==> flow/design.v <==
`timescale 1ns / 1ps
module debouncer(
   clk,       
   btn_in,
   btn_out
   );
   input clk;       
   input btn_in;
   output btn_out;
   reg r1, r2, r3;
   always @(posedge clk) begin
       r1 <= btn_in;
       r2 <= r1;
       r3 <= r2;
   end
   assign btn_out = r3;
endmodule
`timescale 1ns / 1ps
module clk5Hz(
    CLK,											 
    RST,											 
    CLKOUT										 
    );
	input CLK;
	input RST;
	output CLKOUT;
	reg CLKOUT;
	parameter cntEndVal = 24'h989680;
	reg [23:0] clkCount;
	always @(posedge CLK) begin
			if(RST == 1'b1) begin
					CLKOUT <= 1'b0;
					clkCount <= 24'h000000;
			end
			else begin
					if(clkCount == cntEndVal) begin
							CLKOUT <= ~CLKOUT;
							clkCount <= 24'h000000;
					end
					else begin
							clkCount <= clkCount + 1'b1;
					end
			end
	end
endmodule
`timescale 1ns / 1ps
module clk66kHZ(
        CLK,											 
    RST,											 
    CLKOUT,										 
    RISE,										 
    FALL										 
    );
	input CLK;
	input RST;
	output CLKOUT;
	output RISE;
	output FALL;
	reg CLKOUT;
	parameter cntEndVal = 10'b1011101110;
	reg [9:0] clkCount;
	assign RISE = ~RST & (clkCount == cntEndVal) & ~CLKOUT;
	assign FALL = ~RST & (clkCount == cntEndVal) & CLKOUT;
	always @(posedge CLK) begin
			if(RST == 1'b1) begin
					CLKOUT <= 1'b0;
					clkCount <= 10'b0000000000;
			end
			else begin
					if(clkCount == cntEndVal) begin
							CLKOUT <= ~CLKOUT;
							clkCount <= 10'b0000000000;
					end
					else begin
							clkCount <= clkCount + 1'b1;
					end
			end
	end
endmodule
`timescale 1ns / 1ps
module spiCtrl(
        CLK,
        EN,
        RST,
        sndRec,
        BUSY,
        DIN,
        RxData,
        SS,
        getByte,
        sndData,
        DOUT
    );
			input CLK;						 
			input EN;						 
			input RST;						 
			input sndRec;					 
			input BUSY;						 
			input [7:0] DIN;				 
			input [7:0] RxData;			 
			output SS;						 
			output getByte;				 
			output [7:0] sndData;		 
			output [39:0] DOUT;			 
			reg SS;
			reg getByte;
			reg [7:0] sndData;
			reg [39:0] DOUT;
			parameter [2:0] Idle = 3'd0,
								 Init = 3'd1,
								 Wait = 3'd2,
								 Check = 3'd3,
								 Done = 3'd4;
			reg [2:0] pState;
			reg [2:0] byteCnt;					 
			parameter byteEndVal = 3'd5;				 
			reg [39:0] tmpSR;		 
	always @(posedge CLK) begin
			if(RST == 1'b1) begin
					SS <= 1'b1;
					getByte <= 1'b0;
					sndData <= 8'h00;
					tmpSR <= 40'h0000000000;
					DOUT <= 40'h0000000000;
					byteCnt <= 3'd0;
					pState <= Idle;
			end
			else if(EN == 1'b1) begin
					case(pState)
								Idle : begin
										SS <= 1'b1;								 
										getByte <= 1'b0;						 
										sndData <= 8'h00;						 
										tmpSR <= 40'h0000000000;			 
										DOUT <= DOUT;							 
										byteCnt <= 3'd0;						 
										if(sndRec == 1'b1) begin
											pState <= Init;
										end
										else begin
											pState <= Idle;
										end
								end
								Init : begin
										SS <= 1'b0;								 
										getByte <= 1'b1;						 
										sndData <= DIN;						 
										tmpSR <= tmpSR;						 
										DOUT <= DOUT;							 
										if(BUSY == 1'b1) begin
												pState <= Wait;
												byteCnt <= byteCnt + 1'b1;	 
										end
										else begin
												pState <= Init;
										end
								end
								Wait : begin
										SS <= 1'b0;								 
										getByte <= 1'b0;						 
										sndData <= sndData;					 
										tmpSR <= tmpSR;						 
										DOUT <= DOUT;							 
										byteCnt <= byteCnt;					 
										if(BUSY == 1'b0) begin
												pState <= Check;
										end
										else begin
												pState <= Wait;
										end
								end
								Check : begin
										SS <= 1'b0;								 
										getByte <= 1'b0;						 
										sndData <= sndData;					 
										tmpSR <= {tmpSR[31:0], RxData};	 
										DOUT <= DOUT;							 
										byteCnt <= byteCnt;					 
										if(byteCnt == 3'd5) begin
												pState <= Done;
										end
										else begin
												pState <= Init;
										end
								end
								Done : begin
										SS <= 1'b1;							 
										getByte <= 1'b0;					 
										sndData <= 8'h00;					 
										tmpSR <= tmpSR;					 
										DOUT[39:0] <= tmpSR[39:0];		 
										byteCnt <= byteCnt;				 
										if(sndRec == 1'b0) begin
												pState <= Idle;
										end
										else begin
												pState <= Done;
										end
								end
								default : pState <= Idle;
						endcase
			end
	end
endmodule
`timescale 1ns / 1ps
module SPImode0(
    CLK,
    SCLKIN,
    RISE,
    FALL,
    RST,
    sndRec,
    DIN,
    MISO,
    MOSI,
    SCLK,
    BUSY,
    DOUT
    );
        input CLK;                         
        input SCLKIN;                      
        input RISE;                        
        input FALL;                        
        input RST;                         
        input sndRec;                     
        input [7:0] DIN;                 
        input MISO;                         
        output MOSI;                     
        output SCLK;                     
        output BUSY;                     
        output [7:0] DOUT;             
        wire MOSI;
        wire SCLK;
        wire [7:0] DOUT;
        reg BUSY;
        parameter [1:0] Idle = 2'd0,
                             Init = 2'd1,
                             RxTx = 2'd2,
                             Done = 2'd3;
        reg [4:0] bitCount;                             
        reg [7:0] rSR;                         
        reg [7:0] wSR;                         
        reg [1:0] pState;                     
        reg CE;                                         
        assign SCLK = (CE == 1'b1) ? SCLKIN : 1'b0;
        assign MOSI = wSR[7];
        assign DOUT = rSR;
        always @(posedge CLK) begin
                if(RST == 1'b1) begin
                        wSR <= 8'h00;
                end
                else if(FALL == 1'b1) begin
                        case(pState)
                                Idle : begin
                                        wSR <= DIN;
                                end
                                Init : begin
                                        wSR <= wSR;
                                end
                                RxTx : begin
                                        if(CE == 1'b1) begin
                                                wSR <= {wSR[6:0], 1'b0};
                                        end
                                end
                                Done : begin
                                        wSR <= wSR;
                                end
                        endcase
                end
        end
        always @(posedge CLK) begin
                if(RST == 1'b1) begin
                        rSR <= 8'h00;
                end
                else if(RISE == 1'b1) begin
                        case(pState)
                                Idle : begin
                                        rSR <= rSR;
                                end
                                Init : begin
                                        rSR <= rSR;
                                end
                                RxTx : begin
                                        if(CE == 1'b1) begin
                                                rSR <= {rSR[6:0], MISO};
                                        end
                                end
                                Done : begin
                                        rSR <= rSR;
                                end
                        endcase
                end
        end
        always @(posedge CLK) begin
                if(RST == 1'b1) begin
                        CE <= 1'b0;                 
                        BUSY <= 1'b0;             
                        bitCount <= 4'h0;         
                        pState <= Idle;         
                end
                else if(FALL == 1'b1) begin
                        case (pState)
                            Idle : begin
                                    CE <= 1'b0;                 
                                    BUSY <= 1'b0;             
                                    bitCount <= 4'd0;         
                                    if(sndRec == 1'b1) begin
                                        pState <= Init;
                                    end
                                    else begin
                                        pState <= Idle;
                                    end
                            end
                            Init : begin
                                    BUSY <= 1'b1;             
                                    bitCount <= 4'h0;         
                                    CE <= 1'b0;                 
                                    pState <= RxTx;         
                            end
                            RxTx : begin
                                    BUSY <= 1'b1;                         
                                    bitCount <= bitCount + 1'b1;     
                                    if(bitCount >= 4'd8) begin
                                            CE <= 1'b0;
                                    end
                                    else begin
                                            CE <= 1'b1;
                                    end
                                    if(bitCount == 4'd8) begin
                                            pState <= Done;
                                    end
                                    else begin
                                            pState <= RxTx;
                                    end
                            end
                            Done : begin
                                    CE <= 1'b0;             
                                    BUSY <= 1'b1;         
                                    bitCount <= 4'd0;     
                                    pState <= Idle;
                            end
                            default : pState <= Idle;
                        endcase
                end
        end
endmodule
`timescale 1ns / 1ps
module PmodJSTK(
        CLK,
			RST,
			sndRec,
			DIN,
			MISO,
			SS,
			SCLK,
			MOSI,
			DOUT
    );
			input CLK;						 
			input RST;						 
			input sndRec;					 
			input [7:0] DIN;				 
			input MISO;						 
			output SS;						 
			output SCLK;					 
			output MOSI;					 
			output [39:0] DOUT;			 
			wire SS;
			wire SCLK;
			wire MOSI;
			wire [39:0] DOUT;
			wire getByte;									 
			wire [7:0] sndData;							 
			wire [7:0] RxData;							 
			wire BUSY;										 
			wire iSCLK_rise;								 
			wire iSCLK_fall;								 
			wire iSCLK;										 
			spiCtrl SPI_Ctrl(
					.CLK(CLK),
					.EN(iSCLK_fall),
					.RST(RST),
					.sndRec(sndRec),
					.BUSY(BUSY),
					.DIN(DIN),
					.RxData(RxData),
					.SS(SS),
					.getByte(getByte),
					.sndData(sndData),
					.DOUT(DOUT)
			);
			SPImode0 SPI_Int(
					.CLK(CLK),
					.SCLKIN(iSCLK),
					.RISE(iSCLK_rise),
					.FALL(iSCLK_fall),
					.RST(RST),
					.sndRec(getByte),
					.DIN(sndData),
					.MISO(MISO),
					.MOSI(MOSI),
					.SCLK(SCLK),
					.BUSY(BUSY),
					.DOUT(RxData)
			);
			clk66kHZ SerialClock(
					.CLK(CLK),
					.RST(RST),
					.CLKOUT(iSCLK),
					.RISE(iSCLK_rise),
					.FALL(iSCLK_fall)
			);
endmodule
`timescale 1ns / 1ps
module VGAdriver(
    input clk,    
    input reset,         
    output video_on,     
    output hsync,        
    output vsync,        
    output p_tick,       
    output [9:0] x,      
    output [9:0] y       
    );
    parameter HD = 640;              
    parameter HF = 48;               
    parameter HB = 16;               
    parameter HR = 96;               
    parameter HMAX = HD+HF+HB+HR-1;  
    parameter VD = 480;              
    parameter VF = 10;               
    parameter VB = 33;               
    parameter VR = 2;                
    parameter VMAX = VD+VF+VB+VR-1;  
	reg  [1:0] r_25MHz;
	wire w_25MHz;
	always @(posedge clk)
		if(reset)
		  r_25MHz <= 0;
		else
		  r_25MHz <= r_25MHz + 1;
	assign w_25MHz = (r_25MHz == 0) ? 1 : 0;  
    reg [9:0] h_count_reg, h_count_next;
    reg [9:0] v_count_reg, v_count_next;
    reg v_sync_reg, h_sync_reg;
    wire v_sync_next, h_sync_next;
    always @(posedge clk)
        if(reset) begin
            v_count_reg <= 0;
            h_count_reg <= 0;
            v_sync_reg  <= 1'b0;
            h_sync_reg  <= 1'b0;
        end
        else begin
            v_count_reg <= v_count_next;
            h_count_reg <= h_count_next;
            v_sync_reg  <= v_sync_next;
            h_sync_reg  <= h_sync_next;
        end
    always @(posedge clk)                            
        if(reset)
            h_count_next <= 0;
        else if(w_25MHz)
            if(h_count_reg == HMAX)                  
                h_count_next <= 0;
            else
                h_count_next <= h_count_reg + 1;         
    always @(posedge clk)
        if(reset)
            v_count_next <= 0;
        else if(w_25MHz)
            if(h_count_reg == HMAX)                  
                if((v_count_reg == VMAX))            
                    v_count_next <= 0;
                else
                    v_count_next <= v_count_reg + 1;
    assign h_sync_next = (h_count_reg >= (HD+HB) && h_count_reg <= (HD+HB+HR-1));
    assign v_sync_next = (v_count_reg >= (VD+VB) && v_count_reg <= (VD+VB+VR-1));
    assign video_on = (h_count_reg < HD) && (v_count_reg < VD);  
    assign hsync  = h_sync_reg;
    assign vsync  = v_sync_reg;
    assign x      = h_count_reg;
    assign y      = v_count_reg;
    assign p_tick = w_25MHz;
endmodule
`timescale 1ns / 1ps
`timescale 1ns / 1ps
module pixelGenerator(
    clk, reset, up, down, video_on, x, y, switch, posdata, score, pause,
    rgb
    );
    input clk;  
    input reset;    
    input up;
    input down;
    input video_on;
    input [9:0] x;
    input [9:0] y;
    input [9:0] posdata;
    input switch;
    input pause;
    output reg score;
    output reg [11:0] rgb;
        parameter X_MAX = 639;
        parameter Y_MAX = 479;
        wire refresh_tick;
        assign refresh_tick = ((y == 481) && (x == 0)) ? 1 : 0;  
        parameter X_WALL_L = 32;    
        parameter X_WALL_R = 39;     
        parameter X_PAD_L = 600;
        parameter X_PAD_R = 603;     
        wire [9:0] y_pad_t, y_pad_b;
        parameter PAD_HEIGHT = 72;   
        reg [9:0] y_pad_reg, y_pad_next;
        parameter PAD_VELOCITY = 3;      
        parameter BALL_SIZE = 8;
        wire [9:0] x_ball_l, x_ball_r;
        wire [9:0] y_ball_t, y_ball_b;
        reg [9:0] y_ball_reg, x_ball_reg;
        wire [9:0] y_ball_next, x_ball_next;
        reg [9:0] x_delta_reg, x_delta_next;
        reg [9:0] y_delta_reg, y_delta_next;
        parameter BALL_VELOCITY_POS = 2;
        parameter BALL_VELOCITY_NEG = -2;
        wire [2:0] rom_addr, rom_col;    
        reg [7:0] rom_data;              
        wire rom_bit;                    
        always @(posedge clk)
            if(reset) begin
                y_pad_reg <= 0;
                x_ball_reg <= 10'd320;           
                y_ball_reg <= 10'd240;
                x_delta_reg <= 10'h002;
                y_delta_reg <= 10'h002;
            end else if(pause) begin
                y_pad_reg <= y_pad_reg;
                x_ball_reg <= x_ball_reg;
                y_ball_reg <= y_ball_reg;
                x_delta_reg <= x_delta_reg;
                y_delta_reg <= y_delta_reg;
            end else begin
                y_pad_reg <= y_pad_next;
                x_ball_reg <= x_ball_next;
                y_ball_reg <= y_ball_next;
                x_delta_reg <= x_delta_next;
                y_delta_reg <= y_delta_next;
            end
        always @*
            case(rom_addr)
                3'b000 :    rom_data = 8'b00111100;  
                3'b001 :    rom_data = 8'b01111110;  
                3'b010 :    rom_data = 8'b11111111;  
                3'b011 :    rom_data = 8'b11111111;  
                3'b100 :    rom_data = 8'b11111111;  
                3'b101 :    rom_data = 8'b11111111;  
                3'b110 :    rom_data = 8'b01111110;  
                3'b111 :    rom_data = 8'b00111100;  
            endcase
        wire wall_on, pad_on, sq_ball_on, ball_on;
        wire [11:0] wall_rgb, pad_rgb, ball_rgb, bg_rgb;
        assign wall_on = ((X_WALL_L <= x) && (x <= X_WALL_R)) ? 1 : 0;
        assign wall_rgb = 12'hAAA;       
        assign pad_rgb = 12'hAAA;        
        assign ball_rgb = 12'hFFF;       
        assign bg_rgb = 12'h111;        
        assign y_pad_t = y_pad_reg;                              
        assign y_pad_b = y_pad_t + PAD_HEIGHT - 1;               
        assign pad_on = (X_PAD_L <= x) && (x <= X_PAD_R) &&      
                        (y_pad_t <= y) && (y <= y_pad_b);
                always @* begin
                    if(switch == 1) begin
                    y_pad_next = y_pad_reg;      
                    if(refresh_tick)
                        if(up & (y_pad_t > PAD_VELOCITY))
                            y_pad_next = y_pad_reg - PAD_VELOCITY;
                        else if(down & (y_pad_b < (Y_MAX - PAD_VELOCITY))) 
                           y_pad_next = y_pad_reg + PAD_VELOCITY;
                    end else begin
                        y_pad_next = y_pad_reg;      
                        if(refresh_tick)
                            if((posdata > 10'd530) & (y_pad_t > PAD_VELOCITY))
                                y_pad_next = y_pad_reg - PAD_VELOCITY; 
                            else if((posdata < 10'd500) & (y_pad_b < (Y_MAX - PAD_VELOCITY)))
                                y_pad_next = y_pad_reg + PAD_VELOCITY;
                    end
                end
                assign x_ball_l = x_ball_reg;
                assign y_ball_t = y_ball_reg;
                assign x_ball_r = x_ball_l + BALL_SIZE - 1;
                assign y_ball_b = y_ball_t + BALL_SIZE - 1;
                assign sq_ball_on = (x_ball_l <= x) && (x <= x_ball_r) &&
                                    (y_ball_t <= y) && (y <= y_ball_b);
                assign rom_addr = y[2:0] - y_ball_t[2:0];    
                assign rom_col = x[2:0] - x_ball_l[2:0];     
                assign rom_bit = rom_data[rom_col];          
                assign ball_on = sq_ball_on & rom_bit;       
                assign x_ball_next = (refresh_tick) ? x_ball_reg + x_delta_reg : x_ball_reg;
                assign y_ball_next = (refresh_tick) ? y_ball_reg + y_delta_reg : y_ball_reg;    
                always @* begin
                    score = 1'b0;
                    x_delta_next = x_delta_reg;
                    y_delta_next = y_delta_reg;
                    if(y_ball_t < 1)                                             
                        y_delta_next = BALL_VELOCITY_POS;                        
                    else if(y_ball_b > Y_MAX)                                    
                        y_delta_next = BALL_VELOCITY_NEG;                        
                    else if(x_ball_l <= X_WALL_R)                                
                        x_delta_next = BALL_VELOCITY_POS;                        
                    else if((X_PAD_L <= x_ball_r) && (x_ball_r <= X_PAD_R) &&
                            (y_pad_t <= y_ball_b) && (y_ball_t <= y_pad_b)) begin     
                        x_delta_next = BALL_VELOCITY_NEG;                        
                        score = 1'b1;
                        end
                end  
                always @*
                    if(~video_on)
                        rgb = 12'h000;       
                    else
                        if(wall_on)
                            rgb = wall_rgb;      
                        else if(pad_on)
                            rgb = pad_rgb;       
                        else if(ball_on)
                            rgb = ball_rgb;      
                        else
                            rgb = bg_rgb;        
            endmodule
`timescale 1ns / 1ps
module scorecounter(
   input clk,
   input reset,
   input d_inc, d_clr,
   output [3:0] dig0, dig1, dig2, dig3
   );
   reg [3:0] r_dig0, r_dig1, r_dig2, r_dig3;
   reg d_inc_q;      
   always @(posedge clk)
       if(reset)
           d_inc_q <= 1'b0;
       else
           d_inc_q <= d_inc;
   always @(posedge clk)
       if(reset) begin
           r_dig3 <= 0;
           r_dig2 <= 0;
           r_dig1 <= 0;
           r_dig0 <= 0;
       end else begin
            if(d_inc & ~d_inc_q) begin
                if (r_dig0 == 9 && r_dig1 == 9) begin
                            r_dig0 <= 0;
                            r_dig1 <= 0;
                            if (r_dig2 == 9 && r_dig3 == 9) begin
                                r_dig2 <= 4'b0;
                                r_dig3 <= 4'b0;
                            end
                            else if (r_dig2 == 9) begin
                                r_dig2 <= 4'b0;
                                r_dig3 <= r_dig3 + 4'b1;
                            end
                            else begin
                                r_dig2 <= r_dig2 + 4'b1;
                            end
                        end
                        else if (r_dig0 == 9) begin
                            r_dig0 <= 4'b0;
                            r_dig1 <= r_dig1 + 4'b1;
                        end
                        else begin
                            r_dig0 <= r_dig0 + 4'b1;
                        end
                    end 
            end
   assign dig0 = r_dig0;
   assign dig1 = r_dig1;
   assign dig2 = r_dig2;
   assign dig3 = r_dig3;
endmodule
`timescale 1ns / 1ps
module sevenSeg(
		CLK,
		RST,
		DIN1,
		DIN2,
		DIN3,
        DIN4,
		AN,
		SEG
   );
			input CLK;						 
			input RST;						 
			input [3:0] DIN1;				 
			input [3:0] DIN2;				 
			input [3:0] DIN3;				 
			input [3:0] DIN4;				 
			output [3:0] AN;				 
			output [6:0] SEG;				 
			reg [3:0] AN;
			reg [6:0] SEG;
			parameter cntEndVal = 16'hC350;
			reg [15:0] clkCount;
			reg DCLK;
			reg [1:0] CNT;
			wire [15:0] bcdData1;
			wire [15:0] bcdData2;
			reg [3:0] muxData;
			always @(*) begin
					if(RST == 1'b1) begin
							muxData = 4'b0000;
					end
					else begin
							case (CNT)
									2'b00 : muxData = DIN1;
									2'b01 : muxData = DIN2;
									2'b10 : muxData = DIN3;
									2'b11 : muxData = DIN4;
							endcase
					end
			end
			always @(posedge CLK) begin
					if(RST == 1'b1) begin
							SEG <= 7'b1000000;
					end
					else if(DCLK == 1'b1) begin
							case (muxData)
									4'h0 : SEG <= 7'b1000000;   
									4'h1 : SEG <= 7'b1111001;   
									4'h2 : SEG <= 7'b0100100;   
									4'h3 : SEG <= 7'b0110000;   
									4'h4 : SEG <= 7'b0011001;   
									4'h5 : SEG <= 7'b0010010;   
									4'h6 : SEG <= 7'b0000010;   
									4'h7 : SEG <= 7'b1111000;   
									4'h8 : SEG <= 7'b0000000;   
									4'h9 : SEG <= 7'b0010000;   
									default : SEG <= 7'b1111111;
							endcase
					end
			end
			always @(posedge CLK) begin
					if(RST == 1'b1) begin
							AN <= 4'b0000;
					end
					else if(DCLK == 1'b1) begin
							case (CNT)
									4'h0 : AN <= 4'b1110;   
									4'h1 : AN <= 4'b1101;   
									4'h2 : AN <= 4'b1011;   
									4'h3 : AN <= 4'b0111;   
									default : AN <= 4'b1111;
							endcase
					end
			end	
			always @(posedge CLK) begin
					if(RST == 1'b1)
							CNT <= 2'b00;
					else if(DCLK == 1'b1)
							CNT <= CNT + 1'b1;
			end
			always @(posedge CLK) begin
							if(RST == 1'b1) begin
									DCLK <= 1'b0;
									clkCount <= 16'h0000;
							end
							else if(clkCount == cntEndVal) begin
									DCLK <= 1'b1;
									clkCount <= 16'h0000;
							end
							else begin
									DCLK <= 1'b0;
									clkCount <= clkCount + 1'b1;
							end
			end
endmodule
`timescale 1ns / 1ps
module top(
        clk, reset, up, down, hsync, vsync, rgb, pmod_switch, pause_switch,
         MISO, SW, SS, MOSI, SCLK, LED, an, seg
    );
     input clk;
     input reset;
     input up;
     input down;
     input pmod_switch;
     input pause_switch;
     output hsync;
     output vsync;
     output [11:0] rgb;
     input MISO;					 
     input [2:0] SW;             
     output SS;                     
     output MOSI;                 
     output SCLK;                 
     output [2:0] LED;			 
     output [3:0] an;			 
     output [6:0] seg;             
     wire w_reset, w_up, w_down, w_vid_on, w_p_tick;
     wire [9:0] w_x, w_y;
     reg [11:0] rgb_reg;
     wire [11:0] rgb_next;
     wire SS;						 
     wire MOSI;                     
     wire SCLK;                     
     reg [2:0] LED;                 
     wire [3:0] an;                 
     wire [6:0] seg;             
     wire [7:0] sndData;
     wire sndRec;
     wire [39:0] jstkData;
     wire [9:0] posData;
     wire score;
     wire [3:0] dig0, dig1, dig2, dig3;
     reg d_inc, d_clr;
     PmodJSTK PmodJSTK_Int(
             .CLK(clk),
             .RST(reset),
             .sndRec(sndRec),
             .DIN(sndData),
             .MISO(MISO),
             .SS(SS),
             .SCLK(SCLK),
             .MOSI(MOSI),
             .DOUT(jstkData)
                 );
      clk5Hz genSndRec(
             .CLK(clk),
             .RST(reset),
             .CLKOUT(sndRec)
     );
      assign posData = {jstkData[25:24], jstkData[39:32]};
      assign sndData = {8'b100000, {SW[1], SW[2]}};
      always @(*) begin
              if(reset == 1'b1) begin
                      LED = 3'b000;
              end
              else begin
                      LED = {jstkData[1], {jstkData[2], jstkData[0]}};
              end
      end
     VGAdriver vga(.clk(clk), .reset(w_reset), .video_on(w_vid_on), .hsync(hsync), .vsync(vsync), .p_tick(w_p_tick), .x(w_x), .y(w_y));
     pixelGenerator pg(.clk(clk), .reset(w_reset), .up(w_up), .down(w_down),.video_on(w_vid_on), .x(w_x), .y(w_y), .switch(pmod_switch), .posdata(posData), .score(score), .pause(pause_switch), .rgb(rgb_next));
     debouncer btReset(.clk(clk), .btn_in(reset), .btn_out(w_reset));
     debouncer btnU(.clk(clk), .btn_in(up), .btn_out(w_up));
     debouncer btnD(.clk(clk), .btn_in(down), .btn_out(w_down));
     scorecounter gs(.clk(clk), .reset(reset), .d_inc(d_inc), .d_clr(d_clr), .dig0(dig0), .dig1(dig1), .dig2(dig2), .dig3(dig3));
     sevenSeg display(
                              .CLK(clk),
                              .RST(reset),
                              .DIN1(dig0),
                              .DIN2(dig1),
                              .DIN3(dig2),
                              .DIN4(dig3),
                              .AN(an),
                              .SEG(seg)
                      );
      always @(*) begin
            d_clr = 1'b0; 
            d_inc = 1'b0;
            if(score)
                d_inc = 1'b1;
      end                
     always @(posedge clk)
         if(w_p_tick)
             rgb_reg <= rgb_next;
     assign rgb = rgb_reg;
endmodule
==> From RTL to reports: top <==
Each step is given for the RTL above and for the edited RTL.
"before" refers to lines of the RTL above, "after" to lines of the edited file.
"delta": "after" minus "before" as printed here.
Operators: Yosys type, input widths -> output width; for muxes data width and select width s.
{ "inputs": {"design": "top", "clk_port": "clk", "library": "sky130hd", "corner": "tt_025C_1v80"} }

==> Diff <==
The edit as a unified diff against the file above.
This change comes from a script, not from a designer. No optimisation was intended, and the edited design may behave differently.
begin of diff
@@ -607,5 +607,5 @@
                     else if(x_ball_l <= X_WALL_R)                                
                         x_delta_next = BALL_VELOCITY_POS;                        
-                    else if((X_PAD_L <= x_ball_r) && (x_ball_r <= X_PAD_R) &&
+                    else if((X_PAD_L <= x_ball_r) && (x_ball_r == X_PAD_R) &&
                             (y_pad_t <= y_ball_b) && (y_ball_t <= y_pad_b)) begin     
                         x_delta_next = BALL_VELOCITY_NEG;                        
end of diff

==> Elaborated design <==
Source: Yosys, flattened and elaborated, memories not mapped. Widths are those after wreduce. Registers that Yosys merges into a memory's read port (data or address) are not register bits. Print and check cells do not count. Equal cells are merged and count once.
Memory sizes are those after Yosys's memory passes, which may raise the word count (mostly to a power of two), join words into wider ones and drop unused or constant bits.
{ "bits": {"columns": ["element", "before", "after", "delta"], "rows": [
  ["ff_bits", 312, 312, 0],
  ["latchBits", 0, 0, 0],
  ["mem_bits_rw", 0, 0, 0],
  ["romBits", 144, 144, 0],
  ["clocked_rd_ports_x_width", 7, 7, 0],
  ["n_memories", 2, 2, 0],
  ["input_bits", 10, 10, 0],
  ["output_inout_bits", 31, 31, 0],
  ["elab_cells", 263, 263, 0]
]} }
{ "memory_table": {"columns": ["element", "before", "after"], "rows": [
  ["memory_list", "16 x 7 bit 1R0W; 8 x 4 bit 1R0W", "16 x 7 bit 1R0W; 8 x 4 bit 1R0W"]
]} }
{ "classes": {"columns": ["element", "before", "after", "delta"], "rows": [
  ["add_sub_neg", 25, 25, 0],
  ["n_mul", 0, 0, 0],
  ["div_mod_pow", 0, 0, 0],
  ["compare", 28, 27, -1],
  ["n_eq", 25, 26, 1],
  ["n_shift", 1, 1, 0],
  ["mux", 59, 59, 0],
  ["logic", 17, 17, 0],
  ["n_reduce_logical", 57, 57, 0]
]} }
{ "op_table": {"columns": ["op", "before", "after", "delta"], "rows": [
  ["$le 10x10->1 const B", 4, 3, -1],
  ["$eq 10x10->1 const B", 3, 4, 1]
]} }
Unchanged operator kinds not shown: 68.

==> Longest topological paths <==
Yosys ltp: most cells in a row. Word level: on the elaborated netlist, between registers, memories and ports. Mapped: between sequential cells and ports; inverters and the memories' decode and read muxes count.
{ "logic_depth": {"columns": ["element", "before", "after", "delta"], "rows": [
  ["ltp_word", 13, 13, 0],
  ["ABC_AREA", "0", "0", null],
  ["ltp_mapped", 17, 16, -1],
  ["mapped_depth_nobuf", 15, 14, -1]
]} }

==> Mapped cells and area <==
The flow's flattened synthesis, as Yosys stat reports it; memories are mapped. The netlist is that of the ABC_AREA named above (0 if unset); the other value can give another one.
{ "by_type": {"columns": ["type", "before", "after", "delta"], "rows": [
  ["sky130_fd_sc_hd__a21oi_1", 98, 115, 17],
  ["sky130_fd_sc_hd__nand2_1", 99, 115, 16],
  ["sky130_fd_sc_hd__mux2i_1", 33, 20, -13],
  ["sky130_fd_sc_hd__nand4_1", 28, 40, 12],
  ["sky130_fd_sc_hd__nand3_1", 59, 48, -11],
  ["sky130_fd_sc_hd__clkbuf_1", 52, 63, 11],
  ["sky130_fd_sc_hd__o22ai_1", 10, 1, -9],
  ["sky130_fd_sc_hd__o31ai_1", 5, 14, 9],
  ["sky130_fd_sc_hd__o211ai_1", 13, 5, -8],
  ["sky130_fd_sc_hd__a211oi_1", 13, 20, 7],
  ["sky130_fd_sc_hd__nor2_1", 204, 198, -6],
  ["sky130_fd_sc_hd__buf_2", 6, 12, 6],
  ["sky130_fd_sc_hd__a31oi_1", 6, 11, 5],
  ["sky130_fd_sc_hd__o21ai_0", 60, 64, 4],
  ["sky130_fd_sc_hd__or4_1", 11, 15, 4],
  ["sky130_fd_sc_hd__nor2b_1", 37, 40, 3],
  ["sky130_fd_sc_hd__nor3_1", 35, 32, -3],
  ["sky130_fd_sc_hd__and2_1", 9, 12, 3]
]} }
Unchanged cell types not shown: 21.
Not every row of either side is listed.
{ "synth_totals": {"columns": ["element", "before", "after", "delta"], "rows": [
  ["cells", 1613, 1654, 41],
  ["area_um2", 13997.2, 14096.0, 98.8],
  ["sequential_area_um2", 5275.1, 5275.1, 0.0],
  ["ffs", 262, 262, 0],
  ["n_buf", 83, 91, 8]
]} }
The figures by module come from a second, unflattened synthesis with its own total; it is not the netlist above.
{ "hier_totals": {"columns": ["element", "before", "after", "delta"], "rows": [
  ["cells_unflattened", 1750, 1774, 24],
  ["hier_area_um2", 15811.4, 15941.5, 130.1]
]} }
Each row is one instance without its submodules.
{ "by_module_before": {"columns": ["module", "instances", "n_cells", "mod_area_um2", "seq_area_um2"], "rows": [
  ["pixelGenerator", 1, 598, 4643.2, 600.6],
  ["spiCtrl", 1, 353, 3435.8, 1961.9],
  ["VGAdriver", 1, 178, 1731.7, 880.8],
  ["sevenSeg", 1, 184, 1652.8, 600.6],
  ["clk5Hz", 1, 137, 1177.4, 500.5],
  ["SPImode0", 1, 118, 1173.6, 540.5],
  ["(no name shown)", 1, 98, 897.1, 340.3],
  ["clk66kHZ", 1, 58, 533.0, 220.2],
  ["top", 1, 17, 386.6, 360.3],
  ["debouncer", 3, 3, 60.1, 60.1],
  ["PmodJSTK", 1, 0, 0.0, 0.0]
]} }
{ "by_module_after": {"columns": ["module", "instances", "n_cells", "mod_area_um2", "seq_area_um2"], "rows": [
  ["pixelGenerator", 1, 622, 4773.3, 600.6],
  ["spiCtrl", 1, 353, 3435.8, 1961.9],
  ["VGAdriver", 1, 178, 1731.7, 880.8],
  ["sevenSeg", 1, 184, 1652.8, 600.6],
  ["clk5Hz", 1, 137, 1177.4, 500.5],
  ["SPImode0", 1, 118, 1173.6, 540.5],
  ["(no name shown)", 1, 98, 897.1, 340.3],
  ["clk66kHZ", 1, 58, 533.0, 220.2],
  ["top", 1, 17, 386.6, 360.3],
  ["debouncer", 3, 3, 60.1, 60.1],
  ["PmodJSTK", 1, 0, 0.0, 0.0]
]} }

==> Timing after synthesis <==
OpenSTA on the mapped netlist: ideal clock, no wires. The path of least setup slack (recovery checks aside). Input and output delay are each 20% of the period. Register names are those of the netlist, which keeps one name where synthesis merged equal registers.
{ "synth_timing": {"columns": ["element", "before", "after", "delta"], "rows": [
  ["kind", "input to output", "input to output", null],
  ["from", "input port reset", "input port reset", null],
  ["to", "output port LED[0]", "output port LED[0]", null],
  ["clock_period_ps", 10000, 10000, 0],
  ["input_delay_ps", 2000, 2000, 0],
  ["output_delay_ps", 2000, 2000, 0],
  ["t_first_pin_ps", 2000, 2000, 0],
  ["arrival_ps", 2773, 2633, -140],
  ["required_ps", 8000, 8000, 0],
  ["slack_ps", 5227, 5367, 140],
  ["delay_ps", 773, 633, -140],
  ["path_stages", 4, 3, -1],
  ["n_path_buf", 3, 2, -1],
  ["period_less_setup_slack_ps", 4773, 4633, -140]
]} }
"delay_ps" = arrival - input delay + setup time.
At an output port there is no setup time.
"path_stages": output pins that drive a net of the path, with the launching flip-flop's if there is one; two outputs of one cell count as two.
"period_less_setup_slack_ps" = period - worst setup slack (recovery checks aside). The figure is calculated, with input and output delays left at 20% of the set period.
Between the ends stands the longest chain of elaborated cells between them, by number of cells; it is not shown to be the way that was timed. Of several equally long chains one is given.
Each line given opens the expression or statement behind the cell; cells for indexed reads and writes are added by Yosys, which also makes memories of some case tables.
{ "synth_via_before": {"path_cell_list": "sky130_fd_sc_hd__clkbuf_1 sky130_fd_sc_hd__buf_4 sky130_fd_sc_hd__clkbuf_1 sky130_fd_sc_hd__nor2b_1", "elab_chain_len": 1, "cone_cells": 1, "lines_between": 1, "cone_classes": "mux: 1"} }
{ "synth_rtl_before": {"columns": ["element", "line", "text"], "rows": [
  ["start, declared", 781, "input reset;"],
  ["$mux 3", 833, "if(reset == 1'b1) begin"],
  ["end, declared", 794, "output [2:0] LED;"]
]} }
{ "synth_via_after": {"path_cell_list": "sky130_fd_sc_hd__clkbuf_1 sky130_fd_sc_hd__clkbuf_1 sky130_fd_sc_hd__nor2b_1", "elab_chain_len": 1, "cone_cells": 1, "lines_between": 1, "cone_classes": "mux: 1"} }
{ "synth_rtl_after": {"columns": ["element", "line", "text"], "rows": [
  ["start, declared", 781, "input reset;"],
  ["$mux 3", 833, "if(reset == 1'b1) begin"],
  ["end, declared", 794, "output [2:0] LED;"]
]} }

==> Timing after layout <==
Path of least setup slack in the final report of each run of pair A (OpenROAD, finished layout, wires in). Where an end is a register, its clock arrival counts in the times.
The report prints the path's times to 10 ps; the period is as set.
{ "layout_timing": {"columns": ["element", "before", "after", "delta"], "rows": [
  ["kind", "register to register", "register to register", null],
  ["from", "register pg.y_pad_reg[0]", "register pg.y_pad_reg[0]", null],
  ["to", "register gs.r_dig2[3]", "register gs.r_dig1[3]", null],
  ["clock_period_ps", 5120, 5120, 0],
  ["setup_time_ps", 70, 70, 0],
  ["t_first_pin_ps", 570, 570, 0],
  ["arrival_ps", 4900, 5030, 130],
  ["required_ps", 5620, 5620, 0],
  ["slack_ps", 710, 590, -120],
  ["path_stages", 14, 14, 0],
  ["n_path_buf", 0, 0, 0]
]} }
Between the ends stands the longest chain of elaborated cells between them, by number of cells; it is not shown to be the way that was timed. Of several equally long chains one is given.
A register here has more assigning lines than the two given.
{ "layout_via_before": {"path_cell_list": "sky130_fd_sc_hd__dfxtp_1 sky130_fd_sc_hd__inv_1 sky130_fd_sc_hd__ha_1 sky130_fd_sc_hd__nand2b_4 sky130_fd_sc_hd__nand2_1 sky130_fd_sc_hd__xnor2_1 sky130_fd_sc_hd__ha_1 sky130_fd_sc_hd__and4_1 sky130_fd_sc_hd__a221oi_1 sky130_fd_sc_hd__o221ai_2 sky130_fd_sc_hd__a2111oi_4 sky130_fd_sc_hd__o2111ai_2 sky130_fd_sc_hd__or4_1 sky130_fd_sc_hd__a21oi_1", "elab_chain_len": 11, "cone_cells": 13, "lines_between": 8, "cone_classes": "add/sub: 2; compare: 2; mux: 5; logic: 1; reduce/logical: 3"} }
{ "layout_rtl_before": {"columns": ["element", "line", "text"], "rows": [
  ["start, declared", 514, "reg [9:0] y_pad_reg, y_pad_next;"],
  ["start, assigned", 536, "y_pad_reg <= y_pad_reg;"],
  ["start, assigned", 542, "y_pad_reg <= y_pad_next;"],
  ["$add 10x7->10", 567, "assign y_pad_b = y_pad_t + PAD_HEIGHT - 1;"],
  ["$sub 10x1->10", 567, null],
  ["$le 10x10->1", 610, "(y_pad_t <= y_ball_b) && (y_ball_t <= y_pad_b)) begin"],
  ["$logic_and 1x1->1", 609, "else if((X_PAD_L <= x_ball_r) && (x_ball_r <= X_PAD_R) &&"],
  ["$mux 1", 609, null],
  ["$mux 1", 607, "else if(x_ball_l <= X_WALL_R)"],
  ["$mux 1", 605, "else if(y_ball_b > Y_MAX)"],
  ["$mux 1", 603, "if(y_ball_t < 1)"],
  ["$mux 1", 859, null],
  ["$and 1x1->1", 649, "if(d_inc & ~d_inc_q) begin"],
  ["$reduce_and 2->1", null, null],
  ["end, assigned", 645, "r_dig2 <= 0;"],
  ["end, assigned", 662, "r_dig2 <= r_dig2 + 4'b1;"],
  ["end, declared", 635, "reg [3:0] r_dig0, r_dig1, r_dig2, r_dig3;"]
]} }
Nets of the timed path that keep an RTL name, with a line that drives or declares them; the list need not be complete.
{ "layout_named_nets_before": {"columns": ["net", "line"], "rows": [
  ["pg.y_pad_b[0]", 567]
]} }
{ "layout_via_after": {"path_cell_list": "sky130_fd_sc_hd__dfxtp_1 sky130_fd_sc_hd__or3_1 sky130_fd_sc_hd__a21oi_1 sky130_fd_sc_hd__nor2_1 sky130_fd_sc_hd__xnor2_1 sky130_fd_sc_hd__ha_1 sky130_fd_sc_hd__and4_1 sky130_fd_sc_hd__a211oi_1 sky130_fd_sc_hd__nand3_1 sky130_fd_sc_hd__a211oi_2 sky130_fd_sc_hd__o2111ai_2 sky130_fd_sc_hd__or4_1 sky130_fd_sc_hd__or4_1 sky130_fd_sc_hd__a21oi_1", "elab_chain_len": 11, "cone_cells": 13, "lines_between": 8, "cone_classes": "add/sub: 2; compare: 2; mux: 5; logic: 1; reduce/logical: 3"} }
{ "layout_rtl_after": {"columns": ["element", "line", "text"], "rows": [
  ["start, declared", 514, "reg [9:0] y_pad_reg, y_pad_next;"],
  ["start, assigned", 536, "y_pad_reg <= y_pad_reg;"],
  ["start, assigned", 542, "y_pad_reg <= y_pad_next;"],
  ["$add 10x7->10", 567, "assign y_pad_b = y_pad_t + PAD_HEIGHT - 1;"],
  ["$sub 10x1->10", 567, null],
  ["$le 10x10->1", 610, "(y_pad_t <= y_ball_b) && (y_ball_t <= y_pad_b)) begin"],
  ["$logic_and 1x1->1", 609, "else if((X_PAD_L <= x_ball_r) && (x_ball_r == X_PAD_R) &&"],
  ["$mux 1", 609, null],
  ["$mux 1", 607, "else if(x_ball_l <= X_WALL_R)"],
  ["$mux 1", 605, "else if(y_ball_b > Y_MAX)"],
  ["$mux 1", 603, "if(y_ball_t < 1)"],
  ["$mux 1", 859, null],
  ["$and 1x1->1", 649, "if(d_inc & ~d_inc_q) begin"],
  ["$reduce_and 2->1", null, null],
  ["end, assigned", 646, "r_dig1 <= 0;"],
  ["end, assigned", 667, "r_dig1 <= r_dig1 + 4'b1;"],
  ["end, declared", 635, "reg [3:0] r_dig0, r_dig1, r_dig2, r_dig3;"]
]} }

==> Layout results <==
Runs of the flow (Yosys, OpenROAD) on both versions; the two runs of a pair have the same settings. The constraints put input and output delay at 20% of the set period each and load the outputs with 0.01 pF.
{ "flow_settings_pair_A": {"CORE_UTILIZATION": 40, "period_ns": 5.12, "CAP_MARGIN": 20, "CORE_MARGIN": 2, "SLEW_MARGIN": 20} }
{ "measured_pair_A": {"columns": ["element", "before", "after", "delta"], "rows": [
  ["synth_area_um2", 13997.2, 14096.0, 98.8],
  ["design_die_area_um2", 36505.8, 36758.5, 252.7],
  ["finalUtil_pct", 45.0, 45.8, 0.8],
  ["timing.setup.ws_ps", 714, 590, -124],
  ["tns_setup_ps", 0, 0, 0],
  ["hold_worst_slack_ps", 325, 325, 0],
  ["total_power_uw", 4136, 4472, 336],
  ["clock_period_reached_ps", 4406, 4530, 124]
]} }
{ "flow_settings_pair_B": {"CAP_MARGIN": 35, "CELL_PAD_IN_SITES_DETAIL_PLACEMENT": 2, "CORE_MARGIN": 6, "CORE_UTILIZATION": 43, "GPL_ROUTABILITY_DRIVEN": 0, "GPL_TIMING_DRIVEN": 1, "MIN_ROUTING_LAYER": "met2", "PLACE_DENSITY": 0.38, "SLEW_MARGIN": 0, "period_ns": 4.34} }
{ "measured_pair_B": {"columns": ["element", "before", "after", "delta"], "rows": [
  ["synth_area_um2", 13997.2, 14096.0, 98.8],
  ["design_die_area_um2", 37025.5, 37270.2, 244.7],
  ["finalUtil_pct", 50.2, 50.0, -0.2],
  ["timing.setup.ws_ps", 355, 162, -193],
  ["tns_setup_ps", 0, 0, 0],
  ["hold_worst_slack_ps", 317, 330, 13],
  ["total_power_uw", 5545, 5270, -275],
  ["clock_period_reached_ps", 3985, 4178, 193]
]} }
"clock_period_reached_ps": clock period set for the run, less the worst setup slack. It is reckoned from that one timing run; input and output delays stay at 20% of the period that was set.
By "total_power_uw" is meant OpenSTA's value without simulated activity: inputs other than the clock are taken to toggle once in ten clock periods, and the tool carries that through the logic.
